==> flow/design.v <==
`timescale 1ns / 1ps
module SCALER_CLOCK_v2(
		input clk33_i,
		input rst_i,
		output khz_clk_o
    );
	localparam [15:0] MATCH = 33333;
	reg [15:0] counter;
	reg khz_clk;
	always @(posedge clk33_i) begin
		if (rst_i) begin
			counter <= {16{1'b0}};
			khz_clk <= 1'b0;
		end else begin
			if (khz_clk) counter <= {16{1'b0}};
			else counter <= counter + 1;
			khz_clk <= (counter == MATCH);
		end
	end
	assign khz_clk_o = khz_clk;
endmodule
`timescale 1ns / 1ps
module ANITA3_scaler(
		clk_i,
		rst_i,
		pps_i,
		count_i,
		scaler_o
    );
	parameter WIDTH = 8;
	parameter PRESCALE = 0;
	input clk_i;
	input rst_i;
	input pps_i;
	input count_i;
	output [WIDTH-1:0] scaler_o;
	reg [WIDTH+PRESCALE-1:0] counter;
	wire [WIDTH+PRESCALE:0] counter_plus_one = counter + 1;
	reg [WIDTH-1:0] scaler;
	always @(posedge clk_i) begin
		if (rst_i) begin
			counter <= {WIDTH+PRESCALE{1'b0}};
			scaler <= {WIDTH{1'b0}};
		end else begin
			if (pps_i) counter <= {WIDTH+PRESCALE{1'b0}};
			else if (count_i && !counter_plus_one[WIDTH+PRESCALE]) counter <= counter_plus_one;
			if (pps_i) scaler <= counter[PRESCALE +: WIDTH];
		end
	end
	assign scaler_o = scaler;
endmodule
`timescale 1ns / 1ps
module SCALER_TOPv2(
		input clk33_i,
		input rst_i,
		input [16:0] scal_i,
		input [4:0] scal_addr_i,
		input scal_rd_i,
		output [15:0] scal_dat_o,
		output [15:0] refpulse_cnt_o
    );
	wire update_scalers;
	SCALER_CLOCK_v2 u_clk(.clk33_i(clk33_i),
								 .rst_i(rst_i),
								 .khz_clk_o(update_scalers));
	wire [15:0] scaler_data_out[31:0];
	reg [1:0] ref_pulse_reg;
	reg [15:0] ref_pulse_counter;
	reg [15:0] ref_pulse_count;
	reg [15:0] gated_scaler;
	wire [15:0] ref_pulse_in = {16{scal_i[0]}};
	always @(posedge clk33_i) begin
		if (rst_i) begin
			gated_scaler <= {16{1'b0}};
			ref_pulse_reg <= {2{1'b0}};
			ref_pulse_counter <= {16{1'b0}};
			ref_pulse_count <= {16{1'b0}};
		end else begin
			gated_scaler <= ref_pulse_in & scal_i[16:1];
			ref_pulse_reg <= {ref_pulse_reg[0],scal_i[0]};
			if (update_scalers) ref_pulse_counter <= {16{1'b0}};
			else if (ref_pulse_reg[0] && !ref_pulse_reg[1]) ref_pulse_counter <= ref_pulse_counter + 1;
			if (update_scalers) ref_pulse_count <= ref_pulse_counter;
		end
	end
	generate
		genvar trig, ant;
		for (trig=0;trig<4;trig=trig+1) begin : L1
			ANITA3_scaler #(.WIDTH(16),.PRESCALE(0)) u_l1_scaler(.clk_i(clk33_i),
																				  .rst_i(rst_i),
																				  .pps_i(update_scalers),
																				  .count_i(scal_i[1+trig]),
																				  .scaler_o(scaler_data_out[12+trig]));
			ANITA3_scaler #(.WIDTH(16),.PRESCALE(0)) u_l1_mon_scaler(.clk_i(clk33_i),
																				  .rst_i(rst_i),
																				  .pps_i(update_scalers),
																				  .count_i(gated_scaler[trig]),
																				  .scaler_o(scaler_data_out[28+trig]));
		end
		for (ant=0;ant<12;ant=ant+1) begin : ANT
			ANITA3_scaler #(.WIDTH(16),.PRESCALE(0)) u_ant_scaler(.clk_i(clk33_i),
																					.rst_i(rst_i),
																					.pps_i(update_scalers),
																					.count_i(scal_i[5+ant]),
																					.scaler_o(scaler_data_out[ant]));
			ANITA3_scaler #(.WIDTH(16),.PRESCALE(0)) u_ant_mon_scaler(.clk_i(clk33_i),
																					.rst_i(rst_i),
																					.pps_i(update_scalers),
																					.count_i(gated_scaler[4+ant]),
																					.scaler_o(scaler_data_out[16+ant]));
		end
	endgenerate
	reg scaler_bank;
	reg [31:0] scaler_ram[63:0];
	reg [31:0] scaler_out;
	reg reading;
	reg updating;
	reg was_updating;
	reg maybe_reading_too_slow;
	reg [4:0] scaler_addr_count;
	wire [5:0] scaler_addr_count_plus_one = scaler_addr_count + 1;
	always @(posedge clk33_i) begin
		if (updating && !rst_i)
			scaler_ram[{scaler_bank,scaler_addr_count}] <= {ref_pulse_count,scaler_data_out[scaler_addr_count]};
		scaler_out <= scaler_ram[{!scaler_bank,scal_addr_i}];
	end
	always @(posedge clk33_i) begin	
		if (rst_i) begin
			scaler_bank <= 1'b0;
			reading <= 1'b0;
			updating <= 1'b0;
			was_updating <= 1'b0;
			maybe_reading_too_slow <= 1'b0;
			scaler_addr_count <= {5{1'b0}};
		end else begin
		if (update_scalers) updating <= 1;
		else if (scaler_addr_count_plus_one[5]) updating <= 0;
		if (updating) scaler_addr_count <= scaler_addr_count_plus_one;
		if ((scal_addr_i == {5{1'b0}}) && scal_rd_i)
			reading <= 1;
		else if ((scal_addr_i == {5{1'b1}}) && scal_rd_i) 
			reading <= 0;
		else if (update_scalers && maybe_reading_too_slow)
			reading <= 0;
		if (!reading) maybe_reading_too_slow <= 0;
		else if (update_scalers && reading) maybe_reading_too_slow <= 1;
		was_updating <= updating;
		if (!updating && was_updating && !reading) scaler_bank <= ~scaler_bank;		
		end
	end
	assign scal_dat_o = scaler_out[15:0];
	assign refpulse_cnt_o = scaler_out[31:16];
endmodule
* Tool chain data of SCALER_TOPv2
Tool output for the design above before and after an edit, in the order of the flow.
"unedited" refers to lines of the RTL above, "edited" to lines of the edited file.
"difference" is "edited" less "unedited", of the values as shown.
Not given: -
- Design top :: SCALER_TOPv2
- Clock input :: clk33_i
- Cell library :: sky130hd
- Timing corner :: tt_025C_1v80

* The edit
Unified diff, file above to edited file.
The edited RTL no longer does the same as the RTL above: the edit was made by script, with no optimisation intended.
#+begin_src diff
@@ -123,6 +123,6 @@
 		if (updating && !rst_i)
 			scaler_ram[{scaler_bank,scaler_addr_count}] <= {ref_pulse_count,scaler_data_out[scaler_addr_count]};
-		scaler_out <= scaler_ram[{!scaler_bank,scal_addr_i}];
 	end
+	always @(*) scaler_out = scaler_ram[{!scaler_bank,scal_addr_i}];
 	always @(posedge clk33_i) begin	
 		if (rst_i) begin
#+end_src

* Word level
Counts by Yosys on the flattened word-level netlist (proc, flatten, opt, wreduce). Print and check cells are left out. Cells with the same type and inputs are merged into one.
Memory sizes are those after Yosys's memory passes, which may raise the word count (mostly to a power of two), join words into wider ones and drop unused or constant bits.
** Word-level totals
- register bits :: unedited 1101, edited 1101, difference 0
- latch bits :: unedited 0, edited 0, difference 0
- RAM bits :: unedited 2048, edited 2048, difference 0
- ROM bits :: unedited 0, edited 0, difference 0
- word width x clocked read ports :: unedited 32, edited 0, difference -32
- memories kept :: unedited 1, edited 1, difference 0
- bits of input ports :: unedited 25, edited 25, difference 0
- output and inout bits :: unedited 32, edited 32, difference 0
- elaborated cells :: unedited 240, edited 240, difference 0
** Operators by class
- add/subtract/negate cells :: unedited 35, edited 35, difference 0
- multiply operators :: unedited 0, edited 0, difference 0
- div/mod/pow operators :: unedited 0, edited 0, difference 0
- $lt $le $gt $ge :: unedited 0, edited 0, difference 0
- eq/ne operators :: unedited 33, edited 33, difference 0
- shifts and indexed selects :: unedited 0, edited 0, difference 0
- muxes and demuxes :: unedited 9, edited 9, difference 0
- bitwise operators :: unedited 3, edited 3, difference 0
- reduce/logical cells :: unedited 83, edited 83, difference 0
** Memories
- shape (words x width / read and write ports) :: unedited scaler_ram 64 x 32 bit 1R1W, edited scaler_ram 64 x 32 bit 1R1W
Operator kinds equal on both sides are left out: 21.

* Longest topological paths
Longest topological path by Yosys (ltp), each cell counted once; first at word level (registers and memories cut), then after technology mapping (sequential cells cut; the memories' decode and read muxes count).
** Depth
- word-level depth :: unedited 4, edited 4, difference 0
- ABC_AREA :: unedited 0, edited 0
- mapped depth :: unedited 13, edited 15, difference +2
- gate-level depth less buffers :: unedited 8, edited 8, difference 0

* After synthesis
The flow's flattened synthesis, as Yosys stat reports it; memories are mapped. The netlist is that of the ABC_AREA named above (0 if unset); the other value can give another one.
** Synthesis totals
- mapped cells :: unedited 8774, edited 8613, difference -161
- mapped area (sq um) :: unedited 128683.4, edited 126318.6, difference -2364.8
- area of sequential cells (sq um) :: unedited 84180.7, edited 83540.1, difference -640.6
- flip-flop cells :: unedited 3181, edited 3149, difference -32
- buffer cells :: unedited 496, edited 459, difference -37
** Cells by type
- sky130_fd_sc_hd__nor2_1 :: unedited 1102, edited 1237, difference +135
- sky130_fd_sc_hd__xor2_1 :: unedited 174, edited 297, difference +123
- sky130_fd_sc_hd__o211ai_1 :: unedited 78, edited 5, difference -73
- sky130_fd_sc_hd__nand3_1 :: unedited 210, edited 278, difference +68
- sky130_fd_sc_hd__nor2b_1 :: unedited 40, edited 87, difference +47
- sky130_fd_sc_hd__a211oi_1 :: unedited 102, edited 61, difference -41
- sky130_fd_sc_hd__mux2i_1 :: unedited 754, edited 718, difference -36
- sky130_fd_sc_hd__o21ai_0 :: unedited 122, edited 87, difference -35
- sky130_fd_sc_hd__or4_1 :: unedited 38, edited 3, difference -35
- sky130_fd_sc_hd__dfxtp_1 :: unedited 1133, edited 1101, difference -32
- sky130_fd_sc_hd__o2111ai_1 :: unedited 40, edited 8, difference -32
- sky130_fd_sc_hd__nand4_1 :: unedited 143, edited 174, difference +31
- sky130_fd_sc_hd__xnor2_1 :: unedited 156, edited 127, difference -29
- sky130_fd_sc_hd__inv_1 :: unedited 76, edited 48, difference -28
- sky130_fd_sc_hd__a31oi_1 :: unedited 64, edited 36, difference -28
- sky130_fd_sc_hd__mux4_2 :: unedited 553, edited 527, difference -26
- sky130_fd_sc_hd__and4_1 :: unedited 84, edited 58, difference -26
- sky130_fd_sc_hd__buf_2 :: unedited 93, edited 72, difference -21
Cell types equal on both sides are left out: 5.
Not every row of either side is listed.
By module: a second synthesis without flattening, with its own total; a netlist apart from the flattened one above.
** Second synthesis, totals
- cell total of the unflattened synthesis :: unedited 8907, edited 8902, difference -5
- area total of the unflattened synthesis (sq um) :: unedited 131477.3, edited 130791.7, difference -685.6
Rows give one instance, submodules left out.
** Modules, unedited
- SCALER_TOPv2 :: times used 1, cells 4145, area 85657.2 sq um, seq. area 63340.7 sq um
- ANITA3_scaler :: times used 32, cells 146, area 1407.6 sq um, seq. area 640.6 sq um
- SCALER_CLOCK_v2 :: times used 1, cells 90, area 777.0 sq um, seq. area 340.3 sq um
** Modules, edited
- SCALER_TOPv2 :: times used 1, cells 4140, area 84971.5 sq um, seq. area 62700.1 sq um
- ANITA3_scaler :: times used 32, cells 146, area 1407.6 sq um, seq. area 640.6 sq um
- SCALER_CLOCK_v2 :: times used 1, cells 90, area 777.0 sq um, seq. area 340.3 sq um

* Worst setup path after synthesis
Path of least setup slack by OpenSTA after synthesis, without wires, with an ideal clock, recovery checks aside; 20% of the period is set as input and as output delay. Where synthesis merged equal registers, the netlist keeps one of their names.
** Timing post-synthesis
- path type :: unedited register -> register, edited input -> output
- start :: unedited reg scaler_addr_count[0], edited in scal_addr_i[1]
- end :: unedited mem scaler_ram[0][13], edited out refpulse_cnt_o[13]
- period (ns) :: unedited 10.0, edited 10.0, difference 0.0
- input delay (ns) :: edited 2.000
- output delay (ns) :: edited 2.000
- library setup time (ns) :: unedited 0.585
- time at the first pin (ns) :: unedited 0.000, edited 2.000, difference +2.000
- data arrival time (ns) :: unedited 4.782, edited 3.842, difference -0.940
- data required time (ns) :: unedited 9.415, edited 8.000, difference -1.415
- setup slack (ns) :: unedited 4.634, edited 4.158, difference -0.476
- path delay (ns) :: unedited 5.367, edited 1.842, difference -3.525
- stages on the path :: unedited 14, edited 7, difference -7
- buffers on the path :: unedited 6, edited 3, difference -3
- synthesis period reached (ns) :: unedited 5.366, edited 5.842, difference +0.476
"path delay" is the arrival time less input delay plus setup time.
A path that ends at an output port has no setup time.
"stages on the path": output pins that drive a net of the path, with the launching flip-flop's if there is one; two outputs of one cell count as two.
"synthesis period reached" is the clock period less the worst setup slack; recovery checks do not enter. This is arithmetic on one report: input and output delays are still those of the set period (20% each).
The rows between start and end are the longest chain of elaborated cells between them; the timing report does not say that the signal goes this way. Where chains are equally long, one stands for them.
A line is the first line of the expression or statement that the cell stems from. Yosys adds cells for indexed reads and writes and turns some case tables into memories.
The chain passes a memory read, where the word-level depth is cut; so it can be longer than that depth.
unedited: The path ends at the data pin of a flip-flop with enable; ways to the enable are not counted.
On the way, post-synthesis, unedited:
- Cells stage by stage :: sky130_fd_sc_hd__dfxtp_1 -> sky130_fd_sc_hd__ha_1 -> sky130_fd_sc_hd__clkbuf_1 -> sky130_fd_sc_hd__clkbuf_1 -> sky130_fd_sc_hd__buf_1 -> sky130_fd_sc_hd__and3_1 -> sky130_fd_sc_hd__ha_1 -> sky130_fd_sc_hd__clkbuf_1 -> sky130_fd_sc_hd__nor4_1 -> sky130_fd_sc_hd__nand2_1 -> sky130_fd_sc_hd__or3_1 -> sky130_fd_sc_hd__buf_2 -> sky130_fd_sc_hd__buf_2 -> sky130_fd_sc_hd__a41oi_1
- Cells in the longest elaborated chain :: 3
- Elaborated cells on any way between the ends :: 34
- Source lines of those cells :: 2
- Those cells by class :: eq/ne (31); mux (2); reduce/logical (1)
** RTL lines, path post-synthesis, unedited
- from (decl) :: line 120 : reg [4:0] scaler_addr_count;
- from (assign) :: line 134 : scaler_addr_count <= {5{1'b0}};
- from (assign) :: line 138 : if (updating) scaler_addr_count <= scaler_addr_count_plus_one;
- 5-bit equality test :: line 124 : scaler_ram[{scaler_bank,scaler_addr_count}] <= {ref_pulse_count,scaler_data_out[scaler_addr_count]};
- 16-bit parallel mux with 32-bit select :: line 124
- 32-bit 2-to-1 mux :: line 123 : if (updating && !rst_i)
- to (decl) :: line 114 : reg [31:0] scaler_ram[63:0];
On the way, post-synthesis, edited:
- Cells stage by stage :: sky130_fd_sc_hd__buf_2 -> sky130_fd_sc_hd__buf_2 -> sky130_fd_sc_hd__buf_1 -> sky130_fd_sc_hd__mux4_2 -> sky130_fd_sc_hd__mux4_2 -> sky130_fd_sc_hd__a211oi_1 -> sky130_fd_sc_hd__nor2_1
- Cells in the longest elaborated chain :: 1
- Elaborated cells on any way between the ends :: 1
- Source lines of those cells :: 1
- Those cells by class :: memory (1)
** RTL lines, path post-synthesis, edited
- from (decl) :: line 57 : input [4:0] scal_addr_i,
- memory 64 x 32 bit :: line 114 : reg [31:0] scaler_ram[63:0];
- to (decl) :: line 60 : output [15:0] refpulse_cnt_o

* Path in the finished layout
Path of least setup slack in the final report of the runs of set A (OpenROAD, finished layout, wires in). Where an end is a register, its clock arrival counts in the times.
** Timing after layout
- path type :: unedited register -> register, edited register -> output
- start :: unedited reg scaler_addr_count[2], edited reg scaler_bank
- end :: unedited mem scaler_ram[53][15], edited out scal_dat_o[9]
- period (ns) :: unedited 5.34, edited 5.34, difference 0.00
- output delay (ns) :: edited 1.07
- library setup time (ns) :: unedited 0.31
- time at the first pin (ns) :: unedited 0.93, edited 0.92, difference -0.01
- data arrival time (ns) :: unedited 5.25, edited 4.19, difference -1.06
- data required time (ns) :: unedited 5.95, edited 4.27, difference -1.68
- setup slack (ns) :: unedited 0.70, edited 0.08, difference -0.62
- stages on the path :: unedited 9, edited 11, difference +2
- buffers on the path :: unedited 3, edited 5, difference +2
The rows between start and end are the longest chain of elaborated cells between them; the timing report does not say that the signal goes this way. Where chains are equally long, one stands for them.
The chain passes a memory read, where the word-level depth is cut; so it can be longer than that depth.
unedited: The path ends at the data pin of a flip-flop with enable; ways to the enable are not counted.
On the way, after layout, unedited:
- Cells stage by stage :: sky130_fd_sc_hd__dfxtp_4 -> sky130_fd_sc_hd__buf_4 -> sky130_fd_sc_hd__and4bb_2 -> sky130_fd_sc_hd__a222oi_1 -> sky130_fd_sc_hd__o21ai_1 -> sky130_fd_sc_hd__a2111oi_0 -> sky130_fd_sc_hd__buf_4 -> sky130_fd_sc_hd__a41oi_4 -> sky130_fd_sc_hd__buf_12
- Cells in the longest elaborated chain :: 3
- Elaborated cells on any way between the ends :: 34
- Source lines of those cells :: 2
- Those cells by class :: eq/ne (31); mux (2); reduce/logical (1)
** RTL lines, path after layout, unedited
- from (decl) :: line 120 : reg [4:0] scaler_addr_count;
- from (assign) :: line 134 : scaler_addr_count <= {5{1'b0}};
- from (assign) :: line 138 : if (updating) scaler_addr_count <= scaler_addr_count_plus_one;
- 5-bit equality test :: line 124 : scaler_ram[{scaler_bank,scaler_addr_count}] <= {ref_pulse_count,scaler_data_out[scaler_addr_count]};
- 16-bit parallel mux with 32-bit select :: line 124
- 32-bit 2-to-1 mux :: line 123 : if (updating && !rst_i)
- to (decl) :: line 114 : reg [31:0] scaler_ram[63:0];
On the way, after layout, edited:
- Cells stage by stage :: sky130_fd_sc_hd__dfxtp_2 -> sky130_fd_sc_hd__buf_4 -> sky130_fd_sc_hd__buf_4 -> sky130_fd_sc_hd__nand2b_1 -> sky130_fd_sc_hd__a211oi_1 -> sky130_fd_sc_hd__a211oi_2 -> sky130_fd_sc_hd__buf_4 -> sky130_fd_sc_hd__o22ai_1 -> sky130_fd_sc_hd__a21oi_1 -> sky130_fd_sc_hd__buf_4 -> sky130_fd_sc_hd__clkdlybuf4s50_1
- Cells in the longest elaborated chain :: 2
- Elaborated cells on any way between the ends :: 2
- Source lines of those cells :: 2
- Those cells by class :: reduce/logical (1); memory (1)
** RTL lines, path after layout, edited
- from (decl) :: line 113 : reg scaler_bank;
- from (assign) :: line 129 : scaler_bank <= 1'b0;
- from (assign) :: line 148 : if (!updating && was_updating && !reading) scaler_bank <= ~scaler_bank;
- 1-bit zero test :: line 126 : always @(*) scaler_out = scaler_ram[{!scaler_bank,scal_addr_i}];
- memory 64 x 32 bit :: line 114 : reg [31:0] scaler_ram[63:0];
- to (decl) :: line 59 : output [15:0] scal_dat_o,

* Measured runs
Runs of the flow (Yosys, OpenROAD) on both versions; the two runs of a pair have the same settings. The constraints put input and output delay at 20% of the set period each and load the outputs with 0.01 pF.
Settings, set A:
- CORE_UTILIZATION :: 40
- PLACE_DENSITY :: 0.6
- period_ns :: 5.34
- CAP_MARGIN :: 20
- CORE_MARGIN :: 2
- SLEW_MARGIN :: 20
** Measured results, set A
- area of the synthesized netlist (sq um) :: unedited 128683.4, edited 126318.6, difference -2364.8
- die size (sq um) :: unedited 326264.0, edited 320305.0, difference -5959.0
- standard-cell area after routing (sq um) :: unedited 147294.0, edited 145563.0, difference -1731.0
- setup slack of the worst path (ns) :: unedited 0.697, edited 0.085, difference -0.612
- sum of negative setup slack (ns) :: unedited 0.000, edited 0.000, difference 0.000
- final worst hold slack (ns) :: unedited 0.464, edited 0.460, difference -0.004
- power (uW) :: unedited 51476, edited 50380, difference -1096
Settings, set B:
- CORE_UTILIZATION :: 64
- CTS_CLUSTER_DIAMETER :: 231
- GPL_ROUTABILITY_DRIVEN :: 1
- MIN_ROUTING_LAYER :: met1
- PLACE_DENSITY_LB_ADDON :: 0.14
- SETUP_SLACK_MARGIN :: -0.43
- period_ns :: 5.67
- CAP_MARGIN :: 20
- CORE_MARGIN :: 2
- SLEW_MARGIN :: 20
** Measured results, set B
- area of the synthesized netlist (sq um) :: unedited 128683.4, edited 126318.6, difference -2364.8
- die size (sq um) :: unedited 204670.0, edited 200942.0, difference -3728.0
- standard-cell area after routing (sq um) :: unedited 143305.0, edited 142171.0, difference -1134.0
- setup slack of the worst path (ns) :: unedited 0.704, edited 0.202, difference -0.502
- sum of negative setup slack (ns) :: unedited 0.000, edited 0.000, difference 0.000
- final worst hold slack (ns) :: unedited 0.488, edited 0.462, difference -0.026
- power (uW) :: unedited 46432, edited 46711, difference +279
"power": no workload was simulated; the value follows from the tool's default switching activity.
